==> flow/design.v <==
`timescale 1ns / 1ps
`default_nettype none
module counterModN #(
    parameter X = 5,   
    parameter N = 20   
) (
    input wire clk,       
    input wire ce,        
    input wire en,        
    input wire reset,     
    output reg [X-1:0] count  
);
    always @(posedge clk) begin
        if (reset) begin
            count <= 0;
        end else if (ce && en) begin
            if (count == N - 1) begin
                count <= 0;
            end else begin
                count <= count + 1;
            end
        end
    end
endmodule
`timescale 1ns / 1ps
`default_nettype none
module clockDivider #(
    parameter N = 500_000   
)(
    input wire clk,        
    input wire en,         
    input wire rst,        
    output reg clk_out,    
    output wire tick       
);
    wire [31:0] count;     
    counterModN #(.X(32), .N(N)) counterMod (
        .clk(clk),
        .ce(1'b1),
        .reset(rst),
        .en(en),
        .count(count)
    );
    assign tick = (count == N - 1) && !clk_out;
    always @(posedge clk) begin
        if (rst) begin
            clk_out <= 1'b0;
        end else if (count == N - 1) begin
            clk_out <= ~clk_out;
        end
    end
endmodule
`timescale 1ns / 1ps
`default_nettype none
module debouncer(
    input wire clk,        
    input wire ce,         
    input wire rst,        
    input wire in,         
    output wire out         
);
    reg q1, q2, q3;
    always @(posedge clk) begin
        if (rst) begin
            q1 <= 1'b0;
            q2 <= 1'b0;
            q3 <= 1'b0;
        end else if (ce) begin
            q1 <= in;
            q2 <= q1;
            q3 <= q2;
        end 
    end
    assign out = (rst == 1'b1) ? 1'b0 : (q1 & q2 & q3);
endmodule
`timescale 1ns / 1ps
`default_nettype none
module synchronizer(
    input wire clk,       
    input wire ce,        
    input wire rst,       
    input wire in,        
    output wire out       
);
    reg q1, q2;
    always @(posedge clk) begin
        if (rst) begin
            q1 <= 1'b0;
            q2 <= 1'b0;
        end else if (ce) begin
            q1 <= in;
            q2 <= q1;
        end
    end
    assign out = (rst) ? 1'b0 : q2;
endmodule
`timescale 1ns / 1ps
`default_nettype none
module shift_left_register(
    input wire        clk,     
    input wire        ce,      
    input wire        rst,     
    input wire        load,    
    input wire        en,      
    input wire [7:0]  Num,     
    output reg [15:0] Out      
);
    integer i;
    always @(posedge clk) begin
        if (rst) begin
            Out <= 16'b0;
        end else if (ce) begin
            if (load) begin
                Out <= {8'b0, Num};
            end else if (en) begin
                for (i = 15; i > 0; i = i - 1) begin
                    Out[i] <= Out[i - 1];
                end
                Out[0] <= 1'b0;
            end
        end
    end
endmodule
`timescale 1ns / 1ps
`default_nettype none
module shift_right_register(
    input wire clk,          
    input wire ce,           
    input wire rst,          
    input wire load,         
    input wire en,           
    input wire [7:0] Num,    
    output reg [7:0] Out     
);
    integer i;
    always @(posedge clk) begin
        if (rst) begin
            Out <= 8'b0;
        end else if (ce) begin
            if (load) begin
                Out <= Num;   
            end else if (en) begin
                for (i = 7; i > 0; i = i - 1) begin
                    Out[i - 1] <= Out[i];
                end
                Out[7] <= 1'b0;   
            end
        end
    end
endmodule
`timescale 1ns / 1ps
`default_nettype none
module CU(
    input wire b0,        
    input wire z,         
    input wire load,      
    output wire Psel,     
    output wire EP,       
    output wire EA,       
    output wire EB,       
    output wire LA,       
    output wire LB,       
    output wire RstP      
);
    assign Psel = b0;
    assign EP = (b0 & ~load);
    assign EA = (~z | load);
    assign EB = (~z | load);
    assign LA = load;
    assign LB = load;
    assign RstP = load;
endmodule
`timescale 1ns / 1ps
`default_nettype none
module BCD #(
    parameter W = 18   
)(
    input wire [W-1:0] bin,            
    output reg [W+(W-4)/3:0] bcd       
);
    integer i, j;
    always @(bin) begin
        for (i = 0; i <= W + (W-4)/3; i = i + 1) begin
            bcd[i] = 1'b0;
        end
        bcd[W-1:0] = bin;
        for (i = 0; i <= W - 4; i = i + 1) begin
            for (j = 0; j <= i / 3; j = j + 1) begin
                if (bcd[W - i + 4*j -: 4] > 4) begin                   
                    bcd[W - i + 4*j -: 4] = bcd[W - i + 4*j -: 4] + 4'd3;
                end
            end
        end
    end
endmodule
`timescale 1ns / 1ps
`default_nettype none
module seven_seg_decoder(
    input wire en,           
    input wire [3:0] num,    
    output reg [6:0] seg     
);
    always @ (num or en) begin
        if (en) begin
            case(num)
                4'd0: seg = 7'b1000000;   
                4'd1: seg = 7'b1111001;   
                4'd2: seg = 7'b0100100;   
                4'd3: seg = 7'b0110000;   
                4'd4: seg = 7'b0011001;   
                4'd5: seg = 7'b0010010;   
                4'd6: seg = 7'b0000010;   
                4'd7: seg = 7'b1111000;   
                4'd8: seg = 7'b0000000;   
                4'd9: seg = 7'b0010000;   
                default: seg = 7'b1111111;  
            endcase
        end else begin
            seg = 7'b1111111;   
        end
    end
endmodule
`timescale 1ns / 1ps
`default_nettype none
module seven_segment_scroller #(
    parameter DIV = 250000            
)(
    input wire clk,                   
    input wire reset,                 
    input wire button_left,           
    input wire button_right,          
    input wire [19:0] product,        
    input wire sign,                  
    output reg [6:0] seg,             
    output reg [3:0] an               
);
    wire slow_tick;                            
    wire slow_level;
    wire [1:0] switch_position;                
    wire debounced_button_left, debounced_button_right;
    wire final_button_left, final_button_right;
    wire [6:0] segment_internal[4:0];          
    reg [2:0] digit_selection;        
    clockDivider #(DIV) clk_divider (
        .clk(clk),
        .en(1'b1),
        .rst(reset),
        .clk_out(slow_level),
        .tick(slow_tick)
    );
    counterModN #(.X(2), .N(4)) position_counter (
        .clk(clk),
        .ce(slow_tick),
        .reset(reset),
        .en(1'b1),
        .count(switch_position)
    );
    debouncer btn_debouncer_left (
        .clk(clk),
        .ce(slow_tick),
        .rst(reset),
        .in(button_left),
        .out(debounced_button_left)
    );
    synchronizer btn_synchronizer_left (
        .clk(clk),
        .ce(slow_tick),
        .rst(reset),
        .in(debounced_button_left),
        .out(final_button_left)
    );
    debouncer btn_debouncer_right (
        .clk(clk),
        .ce(slow_tick),
        .rst(reset),
        .in(button_right),
        .out(debounced_button_right)
    );
    synchronizer btn_synchronizer_right (
        .clk(clk),
        .ce(slow_tick),
        .rst(reset),
        .in(debounced_button_right),
        .out(final_button_right)
    );
    reg button_right_old, button_left_old;
    reg button_right_raise, button_left_raise;  
    always @(posedge clk) begin
        if (reset) begin
            digit_selection <= 3'b000;
            button_right_old <= 0;
            button_left_old <= 0;
            button_right_raise <= 0;
            button_left_raise <= 0;
        end else if (slow_tick) begin
            button_right_raise <= (button_right_old != final_button_right && final_button_right == 1'b1);
            button_left_raise <= (button_left_old != final_button_left && final_button_left == 1'b1);
            button_right_old <= final_button_right;
            button_left_old <= final_button_left;
            if (button_right_raise) begin
                if (digit_selection > 0) begin
                    digit_selection <= digit_selection - 1;
                end
                button_right_raise <= 0;
            end
            if (button_left_raise) begin
                if (digit_selection < 2) begin
                    digit_selection <= digit_selection + 1;
                end
                button_left_raise <= 0;
            end
        end
    end
    seven_seg_decoder decoder_digit_0 (.en(1'b1), .num(product[3:0]), .seg(segment_internal[0]));
    seven_seg_decoder decoder_digit_1 (.en(1'b1), .num(product[7:4]), .seg(segment_internal[1]));
    seven_seg_decoder decoder_digit_2 (.en(1'b1), .num(product[11:8]), .seg(segment_internal[2]));
    seven_seg_decoder decoder_digit_3 (.en(1'b1), .num(product[15:12]), .seg(segment_internal[3]));
    seven_seg_decoder decoder_digit_4 (.en(1'b1), .num(product[19:16]), .seg(segment_internal[4]));
    always @(*) begin
        case (switch_position)
            2'b00: begin
                an = 4'b1110;
                seg = segment_internal[digit_selection];
            end
            2'b01: begin
                an = 4'b1101;
                seg = segment_internal[digit_selection + 1];
            end
            2'b10: begin
                an = 4'b1011;
                seg = segment_internal[digit_selection + 2];
            end
            2'b11: begin
                an = 4'b0111;
                if (sign == 1)
                    seg = 7'b0111111; 
                else
                    seg = 7'b1111111;
            end
            default: begin
                an = 4'b1111;
                seg = 7'b0000000;
            end
        endcase
    end
endmodule
`timescale 1ns / 1ps
`default_nettype none
module main #(
    parameter MAIN_DIV = 8,      
    parameter SCAN_DIV = 4       
)(
    input wire clk,
    input wire rst,    
    input wire btnC,   
    input wire btnL,   
    input wire btnR,   
    input wire [7:0] num1,   
    input wire [7:0] num2,   
    output wire [6:0] seg,            
    output wire [3:0] an,              
    output wire multiplicationFinished    
);
    wire dividedClock;   
    wire dividedTick;    
    clockDivider #(MAIN_DIV) clockDiv(
        .clk(clk),
        .rst(rst),
        .en(1'b1),
        .clk_out(dividedClock),
        .tick(dividedTick)
    );
    wire [7:0] num1Complement, num2Complement;
    wire [7:0] multiplier, multiplicand;
    wire [7:0] multiplicandShifted;
    wire [15:0] multiplierShifted;
    reg  [15:0] productReg;
    reg signReg;
    wire tempSign;
    wire [19:0] bcdOutput;
    wire [15:0] tempOutput;
    assign num1Complement = ~num1 + 1'b1;
    assign num2Complement = ~num2 + 1'b1;
    assign multiplier = (num1[7] == 1) ? num1Complement : num1;
    assign multiplicand = (num2[7] == 1) ? num2Complement : num2;
    wire enableDebounce, enableSync;
    debouncer debounceInst(
        .clk(clk),
        .ce(dividedTick),
        .rst(rst),
        .in(btnC),
        .out(enableDebounce)
    );
    synchronizer syncInst(
        .clk(clk),
        .ce(dividedTick),
        .rst(rst),
        .in(enableDebounce),
        .out(enableSync)
    );
    wire Psel, EP, EA, EB, LA, LB, RstP;
    shift_right_register shiftRightReg(
        .clk(clk),
        .ce(dividedTick),
        .rst(rst),
        .load(LB),
        .en(EB),
        .Num(multiplicand),
        .Out(multiplicandShifted)
    );
    shift_left_register shiftLeftReg(
        .clk(clk),
        .ce(dividedTick),
        .rst(rst),
        .load(LA),
        .en(EA),
        .Num(multiplier),
        .Out(multiplierShifted)
    );
    CU controlUnit(
        .b0(multiplicandShifted[0]),
        .z(multiplicationFinished),  
        .load(enableSync),
        .Psel(Psel),
        .EP(EP),
        .EA(EA),
        .EB(EB),
        .LA(LA),
        .LB(LB),
        .RstP(RstP)
    );
    assign multiplicationFinished = ~(multiplicandShifted[0] | multiplicandShifted[1] | multiplicandShifted[2] | multiplicandShifted[3] | multiplicandShifted[4] | multiplicandShifted[5] | multiplicandShifted[6] | multiplicandShifted[7]);
    always @(posedge clk) begin
        if (rst) begin
            productReg <= 16'b0;
            signReg <= 1'b0;
        end else if (!dividedTick) begin
            productReg <= productReg;
        end else if (RstP == 1) begin
            productReg <= 16'b0;
            signReg <= (num1[7] ^ num2[7]) && num1 != 0 && num2 != 0;
        end else if (EP == 1) begin
            productReg <= (Psel == 1) ? productReg + multiplierShifted : productReg;
        end else begin
            productReg <= productReg;
        end
    end
    assign tempOutput = productReg;
    assign tempSign = signReg;
    BCD #(16) bcdConverter(
        .bin(tempOutput),
        .bcd(bcdOutput)
    );
    seven_segment_scroller #(SCAN_DIV) sevenSegScroller(
        .clk(clk),
        .reset(rst | RstP),
        .button_left(btnL),
        .button_right(btnR),
        .product(bcdOutput),
        .sign(tempSign),
        .seg(seg),
        .an(an)
    );
endmodule
# ---- Step by step through the tools: main
# The steps from the RTL of main to its reports follow in flow order.
# Lines are those of the file above, counted from 1.
# Operators: Yosys type, input widths -> output width; for muxes data width and select width s.
# Library cell names are shortened.
# The mark n/a stands for no value.
dict set report setup {
  top_module {main}
  clk_port {clk}
  library {sky130hd}
  corner {tt_025C_1v80}
}

# ---- After elaboration
# Yosys after proc, flatten, opt, wreduce and memory -nomap, before mapping. Memory bits, and registers merged into a memory's read port (data or address), are not among the register bits. Print and check cells are not counted. Equal cells are merged and count once.
# Memory sizes are those after Yosys's memory passes, which may raise the word count (mostly to a power of two), join words into wider ones and drop unused or constant bits.
dict set report bits {
  romBits 560
  inputBits 21
  ramBits 0
  ff_bits 131
  output_inout_bits 12
  memories 5
  clocked_rd_ports_x_width 0
  latch_bits 0
}
dict set report classes {
  n_mul 0
  mux 103
  n_shift 0
  bitwise 23
  equal 19
  reduce_logical 22
  add_sub_neg 44
  div 0
  compare 37
}
# memory words word_bits read_ports write_ports line_no
set memory_table {}
lappend memory_table {{(no name shown)} 16 7 1 0 205} ;# case(num)
lappend memory_table {{(no name shown)} 16 7 1 0 205}
lappend memory_table {{(no name shown)} 16 7 1 0 205}
lappend memory_table {{(no name shown)} 16 7 1 0 205}
lappend memory_table {{(no name shown)} 16 7 1 0 205}
# op count
set op_table {}
lappend op_table {{$mux 4} 34}
lappend op_table {{$add 4x2->4 const B} 30}
lappend op_table {{$gt 4x3->1 const B} 30}
lappend op_table {{$pmux 7 s5} 3}
lappend op_table {{$add 32x1->32 const B} 2}
lappend op_table {{$mux 1} 52}
lappend op_table {{$mux 16} 3}
lappend op_table {{$eq 32x2->1 const B} 1}
lappend op_table {{$eq 32x3->1 const B} 1}
lappend op_table {{$pmux 7 s4} 1}
lappend op_table {{$eq 3x2->1 const B} 6}
lappend op_table {{$add 16x16->16} 1}
lappend op_table {{$add 3x2->4 const B} 4}
lappend op_table {{$add 8x1->8 const B} 2}
lappend op_table {{$not 8->8} 2}
lappend op_table {{$reduce_bool 8->1} 2}
lappend op_table {{$pmux 4 s4} 1}
lappend op_table {{$mux 8} 2}
lappend op_table {{$gt 3x3->1 const B} 5}
lappend op_table {{$mux 3} 5}
lappend op_table {{$or 1x1->1} 9}
lappend op_table {{$eq 3x1->1 const B} 3}
lappend op_table {{$eq 3x3->1 const B} 3}
lappend op_table {{$logic_not 3->1} 3}
lappend op_table {{$and 1x1->1} 7}
lappend op_table {{$mux 7} 1}
lappend op_table {{$logic_and 1x1->1} 6}
lappend op_table {{$reduce_bool 2->1} 3}
# Not listed: further kinds 17, cells in them 26.

# ---- Logic depth
# Longest topological path by Yosys (ltp), each cell counted once; first at word level (registers and memories cut), then after technology mapping (sequential cells cut; the memories' decode and read muxes count).
dict set report depth {
  ltp_word 26
  ABC_AREA 1
  ltp_mapped 84
  ltp_nobuf 84
}

# ---- After synthesis
# Yosys stat after the flow's synthesis: flattened, memories mapped to cells. It holds for the ABC_AREA given above (unset counts as 0); a run with the other value may have another netlist.
dict set report mapped {
  n_buf 27
  ff_cells 131
  mapped_cells 2103
  yosys_area_um2 12663.4
  seq_area_um2 2622.5
}
# cell count area_total_um2
set types {}
lappend types {dfxtp_1 131 2.62E+03}
lappend types {nand2_1 578 2.17E+03}
lappend types {ha_1 98 1.23E+03}
lappend types {nand3_1 240 1.2E+03}
lappend types {inv_1 306 1.15E+03}
lappend types {nor2_1 179 671.894}
lappend types {nand2_2 70 437.92}
lappend types {o21ai_0 76 380.365}
lappend types {a21oi_1 65 325.312}
lappend types {nand4_1 40 250.24}
lappend types {nand3_2 24 240.23}
lappend types {nor3_1 37 185.178}
lappend types {nor4_1 23 143.888}
lappend types {inv_2 35 131.376}
lappend types {xor2_1 15 131.376}
lappend types {nand3b_1 14 105.101}
lappend types {nand2_4 9 101.347}
lappend types {a211oi_1 12 90.086}
# Other cell types: 36; their cells: 151.

# ---- Worst setup path after synthesis
# Source: OpenSTA report_checks on the synthesized netlist (no wires, ideal clock, input and output delay 20% of the period each), path of least setup slack; recovery checks are left aside. Register names are those of the netlist, which keeps one name where synthesis merged equal registers.
dict set report synth_timing {
  path_kind {reg-to-output}
  from {register (no name shown)}
  to {output seg[0]}
  t_first_pin_ns 0.000
  t_arrival_ns 7.626
  path_delay_ns 7.626
  setup_slack_ns 8.374
  path_buffers 0
  required_ns 16.000
  tclk_ns 20.0
  stages 82
  synth_period_reached_ns 11.626
}
# "path_delay_ns" is the arrival time less input delay plus setup time.
# At an output port there is no setup time.
# "stages": output pins that drive a net of the path, with the launching flip-flop's if there is one; two outputs of one cell count as two.
# "synth_period_reached_ns" = period - worst setup slack (recovery checks aside). The figure is calculated, with input and output delays left at 20% of the set period.
# Between the ends stands the longest chain of elaborated cells between them, by number of cells; it is not shown to be the way that was timed. Of several equally long chains one is given.
# A line is the first line of the expression or statement that the cell stems from. Yosys adds cells for indexed reads and writes and turns some case tables into memories.
# A memory read counts as a cell of the chain, while the word-level depth stops at memories.
dict set report synth_between {
  path_cell_list {dfxtp_1 > clkinv_1 > ha_1 > inv_1 > ha_1 > inv_2 > nand2_1 > nand3_2 > inv_2 > nand2_1 > nand2_1 > nand3_1 > nand3_1 > nand2_2 > nand2_2 > nand2_4 > nand2_4 > nand2_2 > (+46 left out) > inv_1 > ha_1 > inv_1 > nand2_1 > nand2_2 > xor2_2 > inv_1 > ha_1 > nand2_1 > nand2_1 > nand2_1 > nand2_1 > o21ai_0 > inv_1 > nand2_1 > nand3_1 > nand2_1 > nand2_1}
  elab_chain_len 29
}
# element line_no
set synth_rtl {}
lappend synth_rtl {{start: declaration} 377}
lappend synth_rtl {{start: assignment} 438}
lappend synth_rtl {{start: assignment} 443}
lappend synth_rtl {{$gt 3x3->1} 189} ;# if (bcd[W - i + 4*j -: 4] > 4) begin
lappend synth_rtl {{$mux 4} 189}
lappend synth_rtl {{$gt 4x3->1} 189}
lappend synth_rtl {{$mux 4} 189}
lappend synth_rtl {{$gt 4x3->1} 189}
lappend synth_rtl {{$mux 4} 189}
lappend synth_rtl {{$gt 4x3->1} 189}
lappend synth_rtl {{(+15 left out)} n/a}
lappend synth_rtl {{$add 4x2->4} 190} ;# bcd[W - i + 4*j -: 4] = bcd[W - i + 4*j -: 4] + 4'd3;
lappend synth_rtl {{$mux 4} 189}
lappend synth_rtl {{$add 4x2->4} 190}
lappend synth_rtl {{$mux 4} 189}
lappend synth_rtl {{$mem_v2 16x7} 205} ;# case(num)
lappend synth_rtl {{$pmux 7 s5} 331} ;# seg = segment_internal[digit_selection + 2];
lappend synth_rtl {{$pmux 7 s4} 320} ;# case (switch_position)
lappend synth_rtl {{end: declaration} 360} ;# output wire [6:0] seg,

# ---- Timing after layout
# Path of least setup slack in the final report of run 1 (OpenROAD, finished layout, wires in). Where an end is a register, its clock arrival counts in the times.
dict set report layout_timing {
  path_kind {reg-to-output}
  from {register (no name shown)}
  to {output seg[0]}
  tclk_ns 13.9
  stages 71
  path_buffers 1
  setup_slack_ns 1.49
  required_ns 11.12
  t_arrival_ns 9.63
  t_first_pin_ns 0.41
}
# Between the ends stands the longest chain of elaborated cells between them, by number of cells; it is not shown to be the way that was timed. Of several equally long chains one is given.
# A memory read counts as a cell of the chain, while the word-level depth stops at memories.
dict set report layout_between {
  path_cell_list {dfxtp_1 > clkinv_1 > ha_1 > inv_1 > ha_1 > nand2_1 > nand3_1 > nand2_1 > a21oi_1 > nand2_2 > nand2_1 > nand3_1 > nand2_2 > nand2_4 > nand3_1 > nand2_1 > nand2_1 > nand3_1 > (+35 left out) > inv_1 > nand3_1 > nand3_1 > nand2_1 > ha_1 > inv_1 > nand3_4 > o21ai_1 > inv_1 > ha_1 > nand3b_1 > nand3_1 > nand2_1 > nand2_1 > nand4_1 > o21ai_0 > nand2_1 > clkdlybuf4s50_1}
  elab_chain_len 29
}
# element line_no
set layout_rtl {}
lappend layout_rtl {{start: declaration} 377}
lappend layout_rtl {{start: assignment} 438}
lappend layout_rtl {{start: assignment} 443}
lappend layout_rtl {{$gt 3x3->1} 189} ;# if (bcd[W - i + 4*j -: 4] > 4) begin
lappend layout_rtl {{$mux 4} 189}
lappend layout_rtl {{$gt 4x3->1} 189}
lappend layout_rtl {{$mux 4} 189}
lappend layout_rtl {{$gt 4x3->1} 189}
lappend layout_rtl {{$mux 4} 189}
lappend layout_rtl {{$gt 4x3->1} 189}
lappend layout_rtl {{(+15 left out)} n/a}
lappend layout_rtl {{$add 4x2->4} 190} ;# bcd[W - i + 4*j -: 4] = bcd[W - i + 4*j -: 4] + 4'd3;
lappend layout_rtl {{$mux 4} 189}
lappend layout_rtl {{$add 4x2->4} 190}
lappend layout_rtl {{$mux 4} 189}
lappend layout_rtl {{$mem_v2 16x7} 205} ;# case(num)
lappend layout_rtl {{$pmux 7 s5} 331} ;# seg = segment_internal[digit_selection + 2];
lappend layout_rtl {{$pmux 7 s4} 320} ;# case (switch_position)
lappend layout_rtl {{end: declaration} 360} ;# output wire [6:0] seg,

; main through Yosys and OpenROAD on sky130hd: 4 stored runs, unordered, with their settings and measured results. The constraints put input and output delay at 20% of the set period each and load the outputs with 0.01 pF.
; "achieved_clock_period_ns" is the run's clock period less its worst setup slack. It is reckoned from that one timing run; input and output delays stay at 20% of the period that was set.
; "fin_power_uw" is the tool's figure for a default switching activity; nothing was simulated.

[run 1: settings]
ABC_AREA = 1
CORE_UTILIZATION = 40
PLACE_DENSITY = 0.6
period_ns = 13.9
CAP_MARGIN = 20
CORE_MARGIN = 2
SLEW_MARGIN = 20
[run 1: results]
die_um2 = 33098.5
timing.setup.ws_ns = 1.492
holdWs_ns = 0.445
fin_tns_ns = 0.000
fin_util_frac = 0.447
synth_area_um2 = 12663.4
fin_power_uw = 911.5
achieved_clock_period_ns = 12.408

[run 2: settings]
ABC_AREA = 0
CAP_MARGIN = 0
CORE_ASPECT_RATIO = 0.84
CORE_UTILIZATION = 29
CTS_CLUSTER_DIAMETER = 33
GPL_ROUTABILITY_DRIVEN = 1
MAX_ROUTING_LAYER = met4
PLACE_DENSITY_LB_ADDON = 0.17
SLEW_MARGIN = 15
period_ns = 9.49
CORE_MARGIN = 2
[run 2: results]
die_um2 = 54082.2
timing.setup.ws_ns = -2.661
holdWs_ns = 0.450
fin_tns_ns = -17.946
fin_util_frac = 0.438
synth_area_um2 = 15147.0
fin_power_uw = 1339
achieved_clock_period_ns = 12.151

[run 3: settings]
ABC_AREA = 1
CAP_MARGIN = 20
CELL_PAD_IN_SITES_DETAIL_PLACEMENT = 2
CORE_ASPECT_RATIO = 1.1
CORE_MARGIN = 9
CTS_CLUSTER_DIAMETER = 240
HOLD_SLACK_MARGIN = 0.15
MAX_ROUTING_LAYER = met4
MIN_ROUTING_LAYER = met2
PLACE_DENSITY_LB_ADDON = 0.03
SETUP_SLACK_MARGIN = 2.52
SLEW_MARGIN = 15
period_ns = 20.0
CORE_UTILIZATION = 40
[run 3: results]
die_um2 = 38394.0
timing.setup.ws_ns = 3.589
holdWs_ns = 0.489
fin_tns_ns = 0.000
fin_util_frac = 0.454
synth_area_um2 = 12663.4
fin_power_uw = 658.7
achieved_clock_period_ns = 16.411

[run 4: settings]
ABC_AREA = 1
CORE_UTILIZATION = 40
PLACE_DENSITY = 0.6
period_ns = 21.1
CAP_MARGIN = 20
CORE_MARGIN = 2
SLEW_MARGIN = 20
[run 4: results]
die_um2 = 33098.5
timing.setup.ws_ns = 7.267
holdWs_ns = 0.450
fin_tns_ns = 0.000
fin_util_frac = 0.447
synth_area_um2 = 12663.4
fin_power_uw = 594.2
achieved_clock_period_ns = 13.833
